==> flow/design.v <==
`timescale 1ns / 1ps
module ALU(
    input  [7:0] SrcA, 
    input  [7:0] SrcB,
    input  [3:0] ALUControl,
    output reg [7:0] ALUResult,
    output reg Zero
);
parameter ADD          = 4'b1000;
parameter SUBTRACT     = 4'b1001;
parameter MULTIPLY     = 4'b1010;
parameter DIVIDE       = 4'b1011;
parameter AND          = 4'b1100;
parameter OR           = 4'b1101;
parameter NOT          = 4'b1110;
parameter XOR          = 4'b1111;
parameter Right_Shift  = 4'b0110;
parameter Left_Shift   = 4'b0111;
parameter LOAD         = 4'b0010;  
parameter STORE        = 4'b0011;   
parameter JUMP         = 4'b0100;
parameter Equal_to     = 4'b0101;
always @(*) begin
    case (ALUControl)
        ADD:          ALUResult = SrcA + SrcB;
        SUBTRACT:     ALUResult = SrcA + (~SrcB + 1'b1);
        MULTIPLY:     ALUResult = SrcA * SrcB;
        DIVIDE:       ALUResult = (SrcB != 0) ? SrcA / SrcB : 8'b0;
        AND:          ALUResult = SrcA & SrcB;
        OR:           ALUResult = SrcA | SrcB;
        NOT:          ALUResult = ~SrcA;
        XOR:          ALUResult = SrcA ^ SrcB;
        Right_Shift:  ALUResult = $signed(SrcA) >>> 1;
        Left_Shift:   ALUResult = $signed(SrcA) << 1;
        Equal_to:    ALUResult = (SrcA == SrcB) ? 8'b00000001 : 8'b00000000;
        default:   begin
          ALUResult = 8'b00000000;
        end
    endcase
      Zero = (ALUResult == 0) ? 1'b1 : 1'b0;
end
endmodule
module ControlUnit(
    input [3:0] opcode,
    input [2:0] funct,
    input Zero,
    output reg RegWrite,
    output reg ALUSrc,
    output reg MemWrite,
    output reg [3:0] ALUControl,
    output reg ResultSrc,
    output reg PCSrc
);
parameter OP_RTYPE        = 4'b0000;
parameter OP_LOAD_IM      = 4'b0001;
parameter OP_LOAD         = 4'b0010;
parameter OP_STORE        = 4'b0011;
parameter OP_JUMP         = 4'b0100;
parameter OP_EQUAL_TO     = 4'b0101;
parameter OP_RIGHT_SHIFT  = 4'b0110;
parameter OP_LEFT_SHIFT   = 4'b0111;
parameter OP_ADDI         = 4'b1000;
parameter OP_BEQ          = 4'b1001;
parameter F_ADD           = 3'b000;
parameter F_SUBTRACT      = 3'b001;
parameter F_MULTIPLY      = 3'b010;
parameter F_DIVIDE        = 3'b011;
parameter F_AND           = 3'b100;
parameter F_OR            = 3'b101;
parameter F_XOR           = 3'b110;
parameter F_NOT           = 3'b111;
parameter ALU_ADD         = 4'b1000;
parameter ALU_SUBTRACT    = 4'b1001;
parameter ALU_MULTIPLY    = 4'b1010;
parameter ALU_DIVIDE      = 4'b1011;
parameter ALU_AND         = 4'b1100;
parameter ALU_OR          = 4'b1101;
parameter ALU_NOT         = 4'b1110;
parameter ALU_XOR         = 4'b1111;
parameter ALU_RIGHT_SHIFT = 4'b0110;
parameter ALU_LEFT_SHIFT  = 4'b0111;
parameter ALU_EQUAL_TO    = 4'b0101;
  always @(*) begin
    RegWrite    = 0;
    ALUSrc      = 0;
    MemWrite    = 0;
    ALUControl  = 4'b0000;
    ResultSrc   = 0;
    PCSrc       = 0;
    case (opcode)
        OP_RTYPE: begin
            RegWrite = 1;
            ALUSrc   = 0;
            case (funct)
                F_ADD:      ALUControl = ALU_ADD;
                F_SUBTRACT: ALUControl = ALU_SUBTRACT;
                F_MULTIPLY: ALUControl = ALU_MULTIPLY;
                F_DIVIDE:   ALUControl = ALU_DIVIDE;
                F_AND:      ALUControl = ALU_AND;
                F_OR:       ALUControl = ALU_OR;
                F_XOR:      ALUControl = ALU_XOR;
                F_NOT:      ALUControl = ALU_NOT;
            endcase
        end
        OP_LOAD_IM: begin
            RegWrite   = 1;
            ALUSrc     = 1;
            ALUControl = ALU_ADD;
            ResultSrc  = 0;
        end
        OP_LOAD: begin
            RegWrite   = 1;
            ALUSrc     = 1;
            ALUControl = ALU_ADD;
            ResultSrc  = 1;
        end
        OP_STORE: begin
        RegWrite = 1;
            ALUSrc     = 1;
            ResultSrc = 0;
            MemWrite   = 1;
            ALUControl = ALU_ADD;
        end
        OP_EQUAL_TO: begin
            ALUControl = ALU_EQUAL_TO;
            PCSrc      = Zero;
        end
        OP_JUMP: begin
            PCSrc = 1;
        end
        OP_RIGHT_SHIFT: begin
            RegWrite   = 1;
            ALUSrc     = 0;
            ALUControl = ALU_RIGHT_SHIFT;
        end
        OP_LEFT_SHIFT: begin
            RegWrite   = 1;
            ALUSrc     = 0;
            ALUControl = ALU_LEFT_SHIFT;
        end
        OP_ADDI: begin
        RegWrite   = 1;
    ALUSrc     = 1;
    ALUControl = ALU_ADD;
    ResultSrc  = 0;
        end
        OP_BEQ: begin
       RegWrite = 0;
       ALUControl = ALU_EQUAL_TO;
       MemWrite = 0;
       ResultSrc = 0;
       ALUSrc = 0;
       PCSrc = Zero;
       end
        default: ALUControl = 4'b0000;
    endcase
end
endmodule
module Extender(
    input  [2:0] in0,
    output reg [7:0] ImmExt
);
    always @(*) begin
        if (in0[2] == 0)
            ImmExt = {5'b00000, in0};  
        else
            ImmExt = {5'b11111, in0};  
    end
endmodule
module Register_file(rdata1, rdata2, wrtData, srcreg1, srcreg2, destreg, write, clk, reset);
input clk, reset, write;
input [2:0] srcreg1, srcreg2, destreg;
input [7:0] wrtData;
output [7:0] rdata1, rdata2;
integer i;
reg [7:0] regfile [0:7];
assign rdata1 = regfile[srcreg1];
assign rdata2 = regfile[srcreg2];
always @ (posedge   clk or posedge reset )begin
if (reset) begin
  for ( i = 0; i < 8; i = i + 1)
    regfile[i] <= i;
end
else  if (write) begin 
    regfile[destreg] <= wrtData;
end
end
endmodule
module MUX_2x1(
input [7:0] in0, input [7:0] in1, input select, output [7:0] out0
    );
    assign out0 = (select ==0) ? in0 : in1;
endmodule
module Forwarding_Mux( Src_in, Result, ALU_Result, forward, Src_out);
input [7:0] Src_in;
input [7:0] Result;
input [7:0] ALU_Result;
input [1:0] forward;
output [7:0] Src_out;
assign Src_out = (forward == 2'b00) ? Src_in:
                 (forward == 2'b01) ? ALU_Result:
                 (forward == 2'b10) ? Result:
                 Src_in;
                 endmodule 
module pc(pc, clk, reset, pcnext, stallF);
input clk, reset;
input [7:0] pcnext;
input stallF;
output reg [7:0] pc;
always  @(posedge   clk or posedge reset) begin
if(reset)
pc <= 8'b0;
else if (!stallF)
pc <= pcnext;
end
endmodule
module IF_ID(
  input [7:0] pcplus1_f,
  input [15:0] instr_f,
  input [7:0] pc_f,
  output reg [7:0] pc_d,
  output reg [7:0] pcplus1_d,
  output reg [15:0] instr_d,
  input clk, input reset,
  input stallD, flushD
);
 always @(posedge clk or posedge reset) begin
  if (reset) begin
    pcplus1_d <= 8'd0;
    instr_d <= 16'd0;
    pc_d <= 8'd0;
  end else if (flushD) begin
    pcplus1_d <= 8'd0;
    instr_d <= 16'd0;
    pc_d <= 8'd0;
  end else if (!stallD) begin
    pcplus1_d <= pcplus1_f;
    instr_d <= instr_f;
    pc_d <= pc_f;
  end
end
endmodule
module ID_EX(
  input [7:0] SrcA, SrcB_reg, pcplus1, ImmExt,
  input [2:0] destreg, Rs1D, Rs2D,
  input RegWrite, ALUSrc, ResultSrc, MemWrite,
  input [3:0] ALUControl,
  output reg [7:0] SrcA_out, SrcB_reg_out, pcplus1_out, ImmExt_out,
  output reg [2:0] destreg_out, Rs1E, Rs2E,
  output reg RegWrite_out, ALUSrc_out, ResultSrc_out, MemWrite_out,
  output reg [3:0] ALUControl_out,
  input clk, input reset, flushE
);
  always @(posedge clk or posedge reset) begin
  if (reset) begin
    SrcA_out <= 0; SrcB_reg_out <= 0; pcplus1_out <= 0; ImmExt_out <= 0;
    destreg_out <= 0; Rs1E <= 0; Rs2E <= 0; RegWrite_out <= 0; ALUSrc_out <= 0; ResultSrc_out <= 0;
    MemWrite_out <= 0; ALUControl_out <= 0;
  end else begin
    if (flushE) begin
      SrcA_out <= 0; SrcB_reg_out <= 0; pcplus1_out <= 0; ImmExt_out <= 0;
      destreg_out <= 0; Rs1E <= 0; Rs2E <= 0; RegWrite_out <= 0; ALUSrc_out <= 0; ResultSrc_out <= 0;
      MemWrite_out <= 0; ALUControl_out <= 0;
    end else begin
      SrcA_out <= SrcA; SrcB_reg_out <= SrcB_reg; pcplus1_out <= pcplus1; ImmExt_out <= ImmExt;
      destreg_out <= destreg; Rs1E <= Rs1D; Rs2E <= Rs2D;
      RegWrite_out <= RegWrite; ALUSrc_out <= ALUSrc; ResultSrc_out <= ResultSrc;
      MemWrite_out <= MemWrite; ALUControl_out <= ALUControl;
    end
  end
end
endmodule
module EX_MEM(
  input [7:0] ALUResult, SrcB_reg, pcplus1,
  input [2:0] destreg,
  input RegWrite, MemWrite, ResultSrc,
  output reg [7:0] ALUResult_out, WriteData_out, pcplus1_out,
  output reg [2:0] destreg_out,
  output reg RegWrite_out, MemWrite_out, ResultSrc_out,
  input clk, input reset
);
  always @(posedge clk or posedge reset) begin
    if (reset) begin
      ALUResult_out <= 0; WriteData_out <= 0; pcplus1_out <= 0;
      destreg_out <= 0; RegWrite_out <= 0; MemWrite_out <= 0; ResultSrc_out <= 0;
    end else begin
      ALUResult_out <= ALUResult; WriteData_out <= SrcB_reg; pcplus1_out <= pcplus1;
      destreg_out <= destreg;
      RegWrite_out <= RegWrite; MemWrite_out <= MemWrite; ResultSrc_out <= ResultSrc;
    end
  end
endmodule
module MEM_WB(
  input [7:0] ReadData, ALUResult, pcplus1,
  input [2:0] destreg,
  input RegWrite, ResultSrc,
  output reg [7:0] ReadData_out, ALUResult_out, pcplus1_out,
  output reg [2:0] destreg_out,
  output reg RegWrite_out, ResultSrc_out,
  input clk, input reset
);
  always @(posedge clk or posedge reset) begin
    if (reset) begin
      ReadData_out <= 0; ALUResult_out <= 0; pcplus1_out <= 0;
      destreg_out <= 0; RegWrite_out <= 0; ResultSrc_out <= 0;
    end else begin
      ReadData_out <= ReadData; ALUResult_out <= ALUResult; pcplus1_out <= pcplus1;
      destreg_out <= destreg;
      RegWrite_out <= RegWrite; ResultSrc_out <= ResultSrc;
    end
  end
endmodule
module Hazard_unit( 
input [2:0] Rs1D, Rs2D, Rs1E, Rs2E, a1_d, a1_e, a1_w, a1_m,
input [3:0] opcode,
input regwrite_m, regwrite_w, ResultSrc_e, pcsrc,
output reg StallF, StallD, FlushD, FlushE,
output reg [1:0] ForwardAE, ForwardBE);
wire hzd;
assign hzd = (ResultSrc_e && (a1_e != 0) &&
              ((a1_e == a1_d) || (a1_e == Rs1D) || (a1_e == Rs2D)) &&
              (opcode != 4'b0101) && (opcode != 4'b0100));
always @(*) begin
        StallF = hzd;
        StallD = hzd;
        FlushE = hzd;
        FlushD = pcsrc;  
    end                           
always @(*) begin
        if (regwrite_m && (a1_m != 0) && (a1_m == Rs1E))
            ForwardAE = 2'b01;  
        else if (regwrite_w && (a1_w != 0) && (a1_w == Rs1E))
            ForwardAE = 2'b10;  
        else
            ForwardAE = 2'b00;  
        if (regwrite_m && (a1_m != 0) && (a1_m == Rs2E))
            ForwardBE = 2'b01;  
        else if (regwrite_w && (a1_w != 0) && (a1_w == Rs2E))
            ForwardBE = 2'b10;  
        else
            ForwardBE = 2'b00;  
    end
endmodule
module Pipelined_Processor(
input CLK,
input reset,
output [7:0] imem_addr,
input [15:0] imem_data,
output [7:0] dmem_addr,
output [7:0] dmem_wdata,
output dmem_we,
input [7:0] dmem_rdata,
output [7:0] result 
   );
wire pcsrc;
wire [7:0] pcplus1_f;
wire [7:0] pcnext_f;
wire [7:0] pc_f, pc_d;
wire [15:0] instr_f, instr_d;
wire signed [7:0] SrcA_d, SrcA_e;
wire signed [7:0] RD1e, RD2e;  
wire signed [7:0] SrcB ;
wire Zero;
wire [7:0] ALUResult_e, ALUResult_m, ALUResult_w;
wire [3:0] ALUControl_d, ALUControl_e;
wire ALUSrc_d, ALUSrc_e, ResultSrc_e, ResultSrc_d, ResultSrc_m, ResultSrc_w;
wire [7:0] pcplus1_d, pcplus1_e, pcplus1_m, pcplus1_w;
wire [2:0] a1_d, Rs1D, Rs2D;
wire [2:0] Rs1E, Rs2E;
wire [2:0] a1_e, a1_m, a1_w;  
wire [3:0] opcode;
wire [2:0] funct;
wire [7:0] SrcB_reg, SrcB_reg_e, SrcB_reg_m;
wire [7:0] wrtdata;
wire [7:0] read_data_w, read_data_m;
wire MemWrite_d, MemWrite_e, MemWrite_m;
wire regwrite_d, regwrite_e, regwrite_w, regwrite_m;
wire [7:0] ImmExt_d, ImmExt_e;  
wire [1:0] ForwardAE, ForwardBE;
wire stallF, flushD, stallD, flushE;
pc p0(.pcnext(pcnext_f),. reset(reset), .pc(pc_f), .stallF(stallF), .clk(CLK));
assign pcplus1_f = pc_f + 1;
assign imem_addr = pc_f;
assign instr_f = imem_data;
assign opcode = instr_f[15:12];
assign pcnext_f = (opcode == 4'b0101 && Zero) ? (pc_f + ImmExt_d) : 
  (pcsrc) ? ImmExt_d :
                (pc_f + 1);
assign a1_d = instr_f[8:6];   
assign funct = instr_f[11:9];
assign Rs1D = instr_f[5:3];
assign Rs2D = instr_f[2:0];
  Extender e0(.in0(Rs2D), .ImmExt(ImmExt_d));
IF_ID l0(.clk(CLK), .flushD(flushD), .stallD(stallD), .pcplus1_f(pcnext_f), .pcplus1_d(pcplus1_d),  .reset(reset), .pc_f(pc_f), .pc_d(pc_d),  .instr_d(instr_d), .instr_f(instr_f));
ControlUnit c0(.opcode(opcode), .funct(funct), .Zero(Zero), .ALUSrc(ALUSrc_d), .MemWrite(MemWrite_d), .ALUControl(ALUControl_d), .ResultSrc(ResultSrc_d), .PCSrc(pcsrc), .RegWrite(regwrite_d));
  Register_file r0(.clk(CLK), .reset(reset), .write(regwrite_w), .destreg(a1_w), .srcreg1(Rs1D), .srcreg2(Rs2D), .rdata1(SrcA_d), .rdata2(SrcB_reg), .wrtData(wrtdata));
ID_EX l1(.clk(CLK), .flushE(flushE), .reset(reset), .SrcA(SrcA_d), .SrcB_reg(SrcB_reg), 
.pcplus1(pcplus1_d), .ImmExt(ImmExt_d), 
.destreg(a1_d), .Rs1D(Rs1D), .Rs2D(Rs2D), .Rs1E(Rs1E), .Rs2E(Rs2E),
.RegWrite(regwrite_d), .ALUSrc(ALUSrc_d), .ResultSrc(ResultSrc_d), 
.MemWrite(MemWrite_d), .ALUControl(ALUControl_d), 
.SrcA_out(RD1e),
.SrcB_reg_out(RD2e), 
.pcplus1_out(pcplus1_e),
.ImmExt_out(ImmExt_e), .destreg_out(a1_e), 
.RegWrite_out(regwrite_e), .ALUSrc_out(ALUSrc_e), 
.ResultSrc_out(ResultSrc_e), 
.MemWrite_out(MemWrite_e), 
.ALUControl_out(ALUControl_e));
Forwarding_Mux m0(.Src_in(RD1e), .Result(wrtdata), .ALU_Result(ALUResult_m), .forward(ForwardAE), .Src_out(SrcA_e));
Forwarding_Mux m1(.Src_in(RD2e), .Result(wrtdata), .ALU_Result(ALUResult_m), .forward(ForwardBE), .Src_out(SrcB_reg_e));
MUX_2x1 alu(.in0(SrcB_reg_e), .in1(ImmExt_e), .select(ALUSrc_e), .out0(SrcB));
ALU a0( .SrcA(SrcA_e), .SrcB(SrcB), .Zero(Zero), .ALUResult(ALUResult_e), .ALUControl(ALUControl_e));
EX_MEM l2(.clk(CLK), .reset(reset), 
.ALUResult(ALUResult_e), .SrcB_reg(SrcB_reg_e),
.pcplus1(pcplus1_e), 
          .RegWrite(regwrite_e), .MemWrite(MemWrite_e),
          .ResultSrc(ResultSrc_e), 
.ALUResult_out(ALUResult_m), .destreg(a1_e), 
.WriteData_out(SrcB_reg_m ), .pcplus1_out(pcplus1_m), .destreg_out(a1_m), .RegWrite_out(regwrite_m), .MemWrite_out(MemWrite_m), .ResultSrc_out(ResultSrc_m));
assign dmem_addr = ALUResult_m;
assign dmem_wdata = SrcB_reg_m;
assign dmem_we = MemWrite_m;
assign read_data_m = dmem_rdata;
MEM_WB l3(.clk(CLK), .reset(reset), .ReadData(read_data_m), .ALUResult(ALUResult_m), .pcplus1(pcplus1_m), .destreg(a1_m), .RegWrite(regwrite_m), .ResultSrc(ResultSrc_m), .ReadData_out(read_data_w), .ALUResult_out(ALUResult_w), .pcplus1_out(pcplus1_w), .destreg_out(a1_w), .RegWrite_out(regwrite_w), .ResultSrc_out(ResultSrc_w));
MUX_2x1 read(.in0(ALUResult_w), .in1(read_data_w), .select(ResultSrc_w), .out0(wrtdata));
assign result = wrtdata;
Hazard_unit h0(.Rs1D(Rs1D), .Rs2D(Rs2D), .Rs1E(Rs1E), .Rs2E(Rs2E), .a1_d(a1_d), .a1_e(a1_e), .a1_w(a1_w), .a1_m(a1_m), .opcode(opcode), .regwrite_m(regwrite_m), .regwrite_w(regwrite_w), .ResultSrc_e(ResultSrc_e), .pcsrc(pcsrc), .StallF(stallF), .StallD(stallD), .FlushD(flushD), .FlushE(flushE), .ForwardAE(ForwardAE), .ForwardBE(ForwardBE));
endmodule
==> Reports on Pipelined_Processor <==
Tool output for the design above, in the order of the flow.
Lines are those of the file above, counted from 1.
Library cell names are shortened.
{ "design": {"top_module": "Pipelined_Processor", "clock_port": "CLK", "library": "sky130hd", "lib_corner": "tt_025C_1v80"} }

==> Elaborated design <==
Yosys after proc, flatten, opt, wreduce and memory -nomap, before mapping. Enables and synchronous resets that opt folds into registers are not counted as muxes. Print and check cells are not counted. Equal cells are merged and count once.
Memory sizes are those after Yosys's memory passes, which may raise the word count (mostly to a power of two), join words into wider ones and drop unused or constant bits.
{ "bits": {"output_inout_bits": 33, "elab_cells": 172, "input_bits": 26, "mem_count": 1, "romBits": 24, "reg_bits": 156} }
{ "memory_table": {"columns": ["memory", "words", "word_bits", "rd", "write_ports", "line_no", "rtl"], "rows": [
  ["(no name shown)", 8, 3, 1, 0, 94, "case (funct)"]
]} }
{ "op_classes": {"n_logic": 5, "div_mod_pow": 1, "n_addsub": 5, "reduce_and_logical": 35, "mul": 1, "equal": 55, "muxes": 38} }
{ "op_table": {"columns": ["op", "n"], "rows": [
  ["8-bit case mux with 8-bit select", 2],
  ["8-bit two-way mux", 15],
  ["8-bit case mux with 11-bit select", 1],
  ["8-bit by 8-bit divider with 8-bit output", 1],
  ["8-bit by 8-bit multiplier with 8-bit output", 1],
  ["4-bit == test with constant B", 10],
  ["3-bit == test with constant B", 12],
  ["4-bit by 3-bit == test with 1-bit output with constant B", 7],
  ["8-bit adder", 3],
  ["3-bit == test", 7],
  ["4-bit case mux with 5-bit select", 1],
  ["3-bit by 2-bit == test with 1-bit output with constant B", 6],
  ["2-bit AND reduction", 8],
  ["8-bit by 1-bit adder with 8-bit output with constant B", 2],
  ["8-bit NOT", 2],
  ["1-bit logical AND", 11],
  ["1-bit two-way mux", 10],
  ["3-bit by 1-bit == test with 1-bit output with constant B", 3],
  ["3-bit logical NOT", 3],
  ["3-bit nonzero test", 3],
  ["3-bit two-way mux", 3],
  ["4-bit by 2-bit == test with 1-bit output with constant B", 2],
  ["4-bit by 3-bit != test with 1-bit output with constant B", 2],
  ["8-bit == test", 1],
  ["8-bit AND", 1],
  ["8-bit OR", 1],
  ["8-bit XOR", 1],
  ["8-bit logical NOT", 1]
]} }
Other operator kinds: 13; their cells: 20.

==> Logic depth <==
Longest topological path by Yosys (ltp), each cell counted once; first at word level (registers and memories cut), then after technology mapping (sequential cells cut; the memories' decode and read muxes count).
{ "depth": {"word_depth": 19, "ABC_AREA": 0, "depth_mapped": 78, "depth_no_buf": 74} }

==> Netlist <==
Source: synth_stat.txt of the flow (Yosys; design flattened, memories mapped). It holds for the ABC_AREA given above (unset counts as 0); a run with the other value may have another netlist.
The area totals of this step are shown rounded.
{ "synth_totals": {"n_buf": 60, "synth_area_um2": 11300, "flip_flops": 148, "stdcells": 1287} }
{ "by_type": {"columns": ["type", "n", "type_area_um2"], "rows": [
  ["dfrtp_1", 136, 3.4E+03],
  ["ha_1", 86, 1.08E+03],
  ["nor2_1", 134, 502.982],
  ["a21oi_1", 96, 480.461],
  ["o21ai_0", 93, 465.446],
  ["nand2_1", 108, 405.389],
  ["mux2i_1", 35, 350.336],
  ["xnor2_1", 38, 332.819],
  ["dfstp_2", 12, 315.302],
  ["fa_1", 15, 300.288],
  ["mux2_2", 26, 292.781],
  ["inv_1", 73, 274.013],
  ["nor3_1", 34, 170.163],
  ["nand3_1", 32, 160.154],
  ["clkbuf_1", 42, 157.651],
  ["xor2_1", 16, 140.134],
  ["a211oi_1", 18, 135.13],
  ["o21a_1", 18, 135.13]
]} }
Other cell types: 76; their cells: 275.
The figures by module come from a second, unflattened synthesis with its own total; it is not the netlist above.
{ "hier_totals": {"cells_unflattened": 1371, "area_unflattened_um2": 14300} }
Each row is one instance without its submodules.
{ "modules": {"columns": ["mod", "cells", "n_inst", "area_um2"], "rows": [
  ["ALU", 529, 1, 3920],
  ["Register_file", 329, 1, 3670],
  ["ID_EX", 104, 1, 1570],
  ["IF_ID", 104, 1, 1330],
  ["EX_MEM", 31, 1, 754],
  ["MEM_WB", 30, 1, 729],
  ["Pipelined_Processor", 78, 1, 567],
  ["Forwarding_Mux", 27, 2, 277],
  ["pc", 18, 1, 335],
  ["Hazard_unit", 38, 1, 310],
  ["MUX_2x1", 9, 2, 131],
  ["ControlUnit", 30, 1, 204],
  ["Extender", 8, 1, 60.1]
]} }

==> Worst setup path after synthesis <==
Source: OpenSTA report_checks on the synthesized netlist (no wires, ideal clock, input and output delay 20% of the period each), path of least setup slack; recovery checks are left aside. Register names are those of the netlist, which keeps one name where synthesis merged equal registers.
{ "synth_path": {"path_type": "register to register", "from": "register l1.ImmExt_out[6]", "to": "register p0.pc[7]", "launch_ns": 0.000, "arrival_time_ns": 12.790, "setup_time_ns": 0.126, "path_buffers": 1, "path_slack_ns": 0.584, "path_delay_ns": 12.916, "driving_pins": 69, "period_ns": 13.5, "period_less_setup_slack_ns": 12.916} }
"path_delay_ns" = arrival - input delay + setup time.
"driving_pins": output pins that drive a net of the path, with the launching flip-flop's if there is one; two outputs of one cell count as two.
"period_less_setup_slack_ns" is the clock period less the worst setup slack; recovery checks do not enter. This is arithmetic on one report: input and output delays are still those of the set period (20% each).
A register here has more assigning lines than the two given.
{ "synth_between": {"path_cell_list": "dfrtp_1 buf_2 or3b_1 a211oi_2 o211ai_2 o221ai_2 a21o_2 clkinv_1 nor3_1 nand2_1 a22oi_1 ha_1 o21a_1 or2_2 and2_1 nor2b_1 nor2_1 a21oi_1 [33 not listed] a21o_1 a21oi_1 nor2b_1 nor2_1 nor2_1 mux2_2 ha_1 o21a_1 o21ai_0 a21oi_1 o21ai_0 nand2b_1 a21oi_1 o221ai_1 nor3_2 nand4_1 nor3b_1 a221o_1", "cone_cells": 21, "lines_between": 14} }
{ "synth_lines": {"columns": ["item", "line_no", "rtl"], "rows": [
  ["start: declaration", 248, "output reg [7:0] SrcA_out, SrcB_reg_out, pcplus1_out, ImmExt_out,"],
  ["start: assignment", 256, "SrcA_out <= 0; SrcB_reg_out <= 0; pcplus1_out <= 0; ImmExt_out <= 0;"],
  ["start: assignment", 265, "SrcA_out <= SrcA; SrcB_reg_out <= SrcB_reg; pcplus1_out <= pcplus1; ImmExt_out <= ImmExt;"],
  ["end: assignment", 212, "pc <= 8'b0;"],
  ["end: assignment", 214, "pc <= pcnext;"],
  ["end: declaration", 209, "output reg [7:0] pc;"]
]} }
No chain of elaborated cells between the ends is given.

==> Timing after layout <==
Path of least setup slack in the final report of flow run A (OpenROAD, finished layout, wires in). Where an end is a register, its clock arrival counts in the times.
{ "layout_path": {"path_type": "register to register", "from": "register l3.ResultSrc_out", "to": "register p0.pc[7]", "path_slack_ns": 6.94, "path_buffers": 0, "driving_pins": 70, "setup_time_ns": 0.12, "launch_ns": 0.43, "arrival_time_ns": 15.97, "period_ns": 22.6} }
{ "layout_between": {"path_cell_list": "dfrtp_1 mux2i_1 nand3_1 o221ai_1 a21o_1 inv_2 nor3_1 nand2_1 a22oi_1 ha_1 o21a_1 or2_2 and2_1 nor2b_1 nor2_1 a21oi_1 ha_1 o21a_1 [34 not listed] nor2b_1 nor2_1 nor2_1 nor2_1 a21oi_1 ha_1 a21boi_0 o21a_1 o21ai_0 a21oi_1 o21ai_0 nand2b_1 a21oi_1 o221ai_1 nor3_2 nand4_1 nor3b_1 a221o_1", "cone_cells": 29, "lines_between": 18} }
{ "layout_lines": {"columns": ["item", "line_no", "rtl"], "rows": [
  ["start: declaration", 299, "output reg RegWrite_out, ResultSrc_out,"],
  ["start: assignment", 305, "destreg_out <= 0; RegWrite_out <= 0; ResultSrc_out <= 0;"],
  ["start: assignment", 309, "RegWrite_out <= RegWrite; ResultSrc_out <= ResultSrc;"],
  ["end: assignment", 212, "pc <= 8'b0;"],
  ["end: assignment", 214, "pc <= pcnext;"],
  ["end: declaration", 209, "output reg [7:0] pc;"]
]} }
No chain of elaborated cells between the ends is given.

--- measured runs ---
Flow measurements of Pipelined_Processor on sky130hd: 6 stored runs with different settings, listed in no order. Input and output delays are each 20% of the period that was set; the output load is 0.01 pF.
"period_reached_ns": clock period set for the run, less the worst setup slack. It is reckoned from that one timing run; input and output delays stay at 20% of the period that was set.
By "worst_setup_path_time_ns" is meant the share of the clock period that the worst setup path is allowed (20% is reserved at inputs, 20% at outputs), minus its slack. Clock arrival times at its registers enter into it.
"final_power_w": no workload was simulated; the value follows from the tool's default switching activity.
The measured numbers are rounded.
[
  {
    "run": "flow run A",
    "settings": { "CAP_MARGIN": 20, "CELL_PAD_IN_SITES_GLOBAL_PLACEMENT": 2, "CORE_ASPECT_RATIO": 1.2, "CORE_UTILIZATION": 51, "CTS_CLUSTER_DIAMETER": 213, "GPL_ROUTABILITY_DRIVEN": 1, "PLACE_DENSITY_LB_ADDON": 0.03, "SETUP_SLACK_MARGIN": 4.57, "SLEW_MARGIN": 25, "period_ns": 22.6, "CORE_MARGIN": 2 },
    "results": { "worst_setup_path_time_ns": 15.66, "critical_path_kind": "register to register", "finalUtil_frac": 0.589, "final_power_w": 0.00165, "final_stdcell_area_um2": 12800, "die_um2": 23400, "period_reached_ns": 15.659, "final_setup_ws_ns": 6.94, "synth_area_um2": 11300, "final_setup_tns_ns": 0.000, "timing.hold.ws_ns": 0.368 }
  },
  {
    "run": "flow run B",
    "settings": { "CORE_UTILIZATION": 40, "period_ns": 13.2, "CAP_MARGIN": 20, "CORE_MARGIN": 2, "SLEW_MARGIN": 20 },
    "results": { "worst_setup_path_time_ns": 12.73, "critical_path_kind": "register to register", "finalUtil_frac": 0.498, "final_power_w": 0.00307, "final_stdcell_area_um2": 13900, "die_um2": 29700, "period_reached_ns": 12.730, "final_setup_ws_ns": 0.470, "synth_area_um2": 11300, "final_setup_tns_ns": 0.000, "timing.hold.ws_ns": 0.351 }
  },
  {
    "run": "flow run C",
    "settings": { "CAP_MARGIN": 25, "CELL_PAD_IN_SITES_DETAIL_PLACEMENT": 0, "CELL_PAD_IN_SITES_GLOBAL_PLACEMENT": 1, "CORE_ASPECT_RATIO": 0.51, "CORE_MARGIN": 3, "CORE_UTILIZATION": 65, "MAX_ROUTING_LAYER": "met4", "PLACE_DENSITY_LB_ADDON": 0.06, "period_ns": 20.7, "SLEW_MARGIN": 20 },
    "outcome": "unfinished; error FLW-0024 in placement"
  },
  {
    "run": "flow run D",
    "settings": { "ABC_AREA": 1, "CAP_MARGIN": 10, "CELL_PAD_IN_SITES_DETAIL_PLACEMENT": 2, "CELL_PAD_IN_SITES_GLOBAL_PLACEMENT": 0, "CORE_ASPECT_RATIO": 0.67, "CORE_MARGIN": 9, "CORE_UTILIZATION": 27, "CTS_CLUSTER_SIZE": 77, "GPL_ROUTABILITY_DRIVEN": 1, "GPL_TIMING_DRIVEN": 0, "HOLD_SLACK_MARGIN": -0.02, "MAX_ROUTING_LAYER": "met4", "MIN_ROUTING_LAYER": "met1", "SETUP_SLACK_MARGIN": 4.0, "SLEW_MARGIN": 25, "TNS_END_PERCENT": 25, "period_ns": 15.3 },
    "results": { "worst_setup_path_time_ns": 12.76, "critical_path_kind": "register to register", "finalUtil_frac": 0.374, "final_power_w": 0.00424, "final_stdcell_area_um2": 15100, "die_um2": 49200, "period_reached_ns": 12.761, "final_setup_ws_ns": 2.54, "synth_area_um2": 11200, "final_setup_tns_ns": 0.000, "timing.hold.ws_ns": 0.358 }
  },
  {
    "run": "flow run E",
    "settings": { "ABC_AREA": 1, "CELL_PAD_IN_SITES_DETAIL_PLACEMENT": 1, "CELL_PAD_IN_SITES_GLOBAL_PLACEMENT": 1, "CORE_ASPECT_RATIO": 1.55, "CORE_MARGIN": 8, "CORE_UTILIZATION": 30, "CTS_CLUSTER_DIAMETER": 191, "CTS_CLUSTER_SIZE": 35, "GPL_ROUTABILITY_DRIVEN": 0, "MAX_ROUTING_LAYER": "met4", "MIN_ROUTING_LAYER": "met2", "SLEW_MARGIN": 0, "TNS_END_PERCENT": 65, "period_ns": 13.5, "CAP_MARGIN": 20 },
    "results": { "worst_setup_path_time_ns": 12.46, "critical_path_kind": "register to register", "finalUtil_frac": 0.355, "final_power_w": 0.00309, "final_stdcell_area_um2": 13100, "die_um2": 43800, "period_reached_ns": 12.458, "final_setup_ws_ns": 1.04, "synth_area_um2": 11200, "final_setup_tns_ns": 0.000, "timing.hold.ws_ns": 0.347 }
  },
  {
    "run": "flow run F",
    "settings": { "CELL_PAD_IN_SITES_DETAIL_PLACEMENT": 1, "CTS_CLUSTER_DIAMETER": 198, "MIN_ROUTING_LAYER": "met2", "TNS_END_PERCENT": 10, "period_ns": 13.5, "CAP_MARGIN": 20, "CORE_MARGIN": 2, "CORE_UTILIZATION": 40, "SLEW_MARGIN": 20 },
    "results": { "worst_setup_path_time_ns": 13.86, "critical_path_kind": "register to register", "finalUtil_frac": 0.501, "final_power_w": 0.0032, "final_stdcell_area_um2": 13900, "die_um2": 29700, "period_reached_ns": 13.861, "final_setup_ws_ns": -0.361, "synth_area_um2": 11300, "final_setup_tns_ns": -2.10, "timing.hold.ws_ns": 0.352 }
  }
]
--- end ---
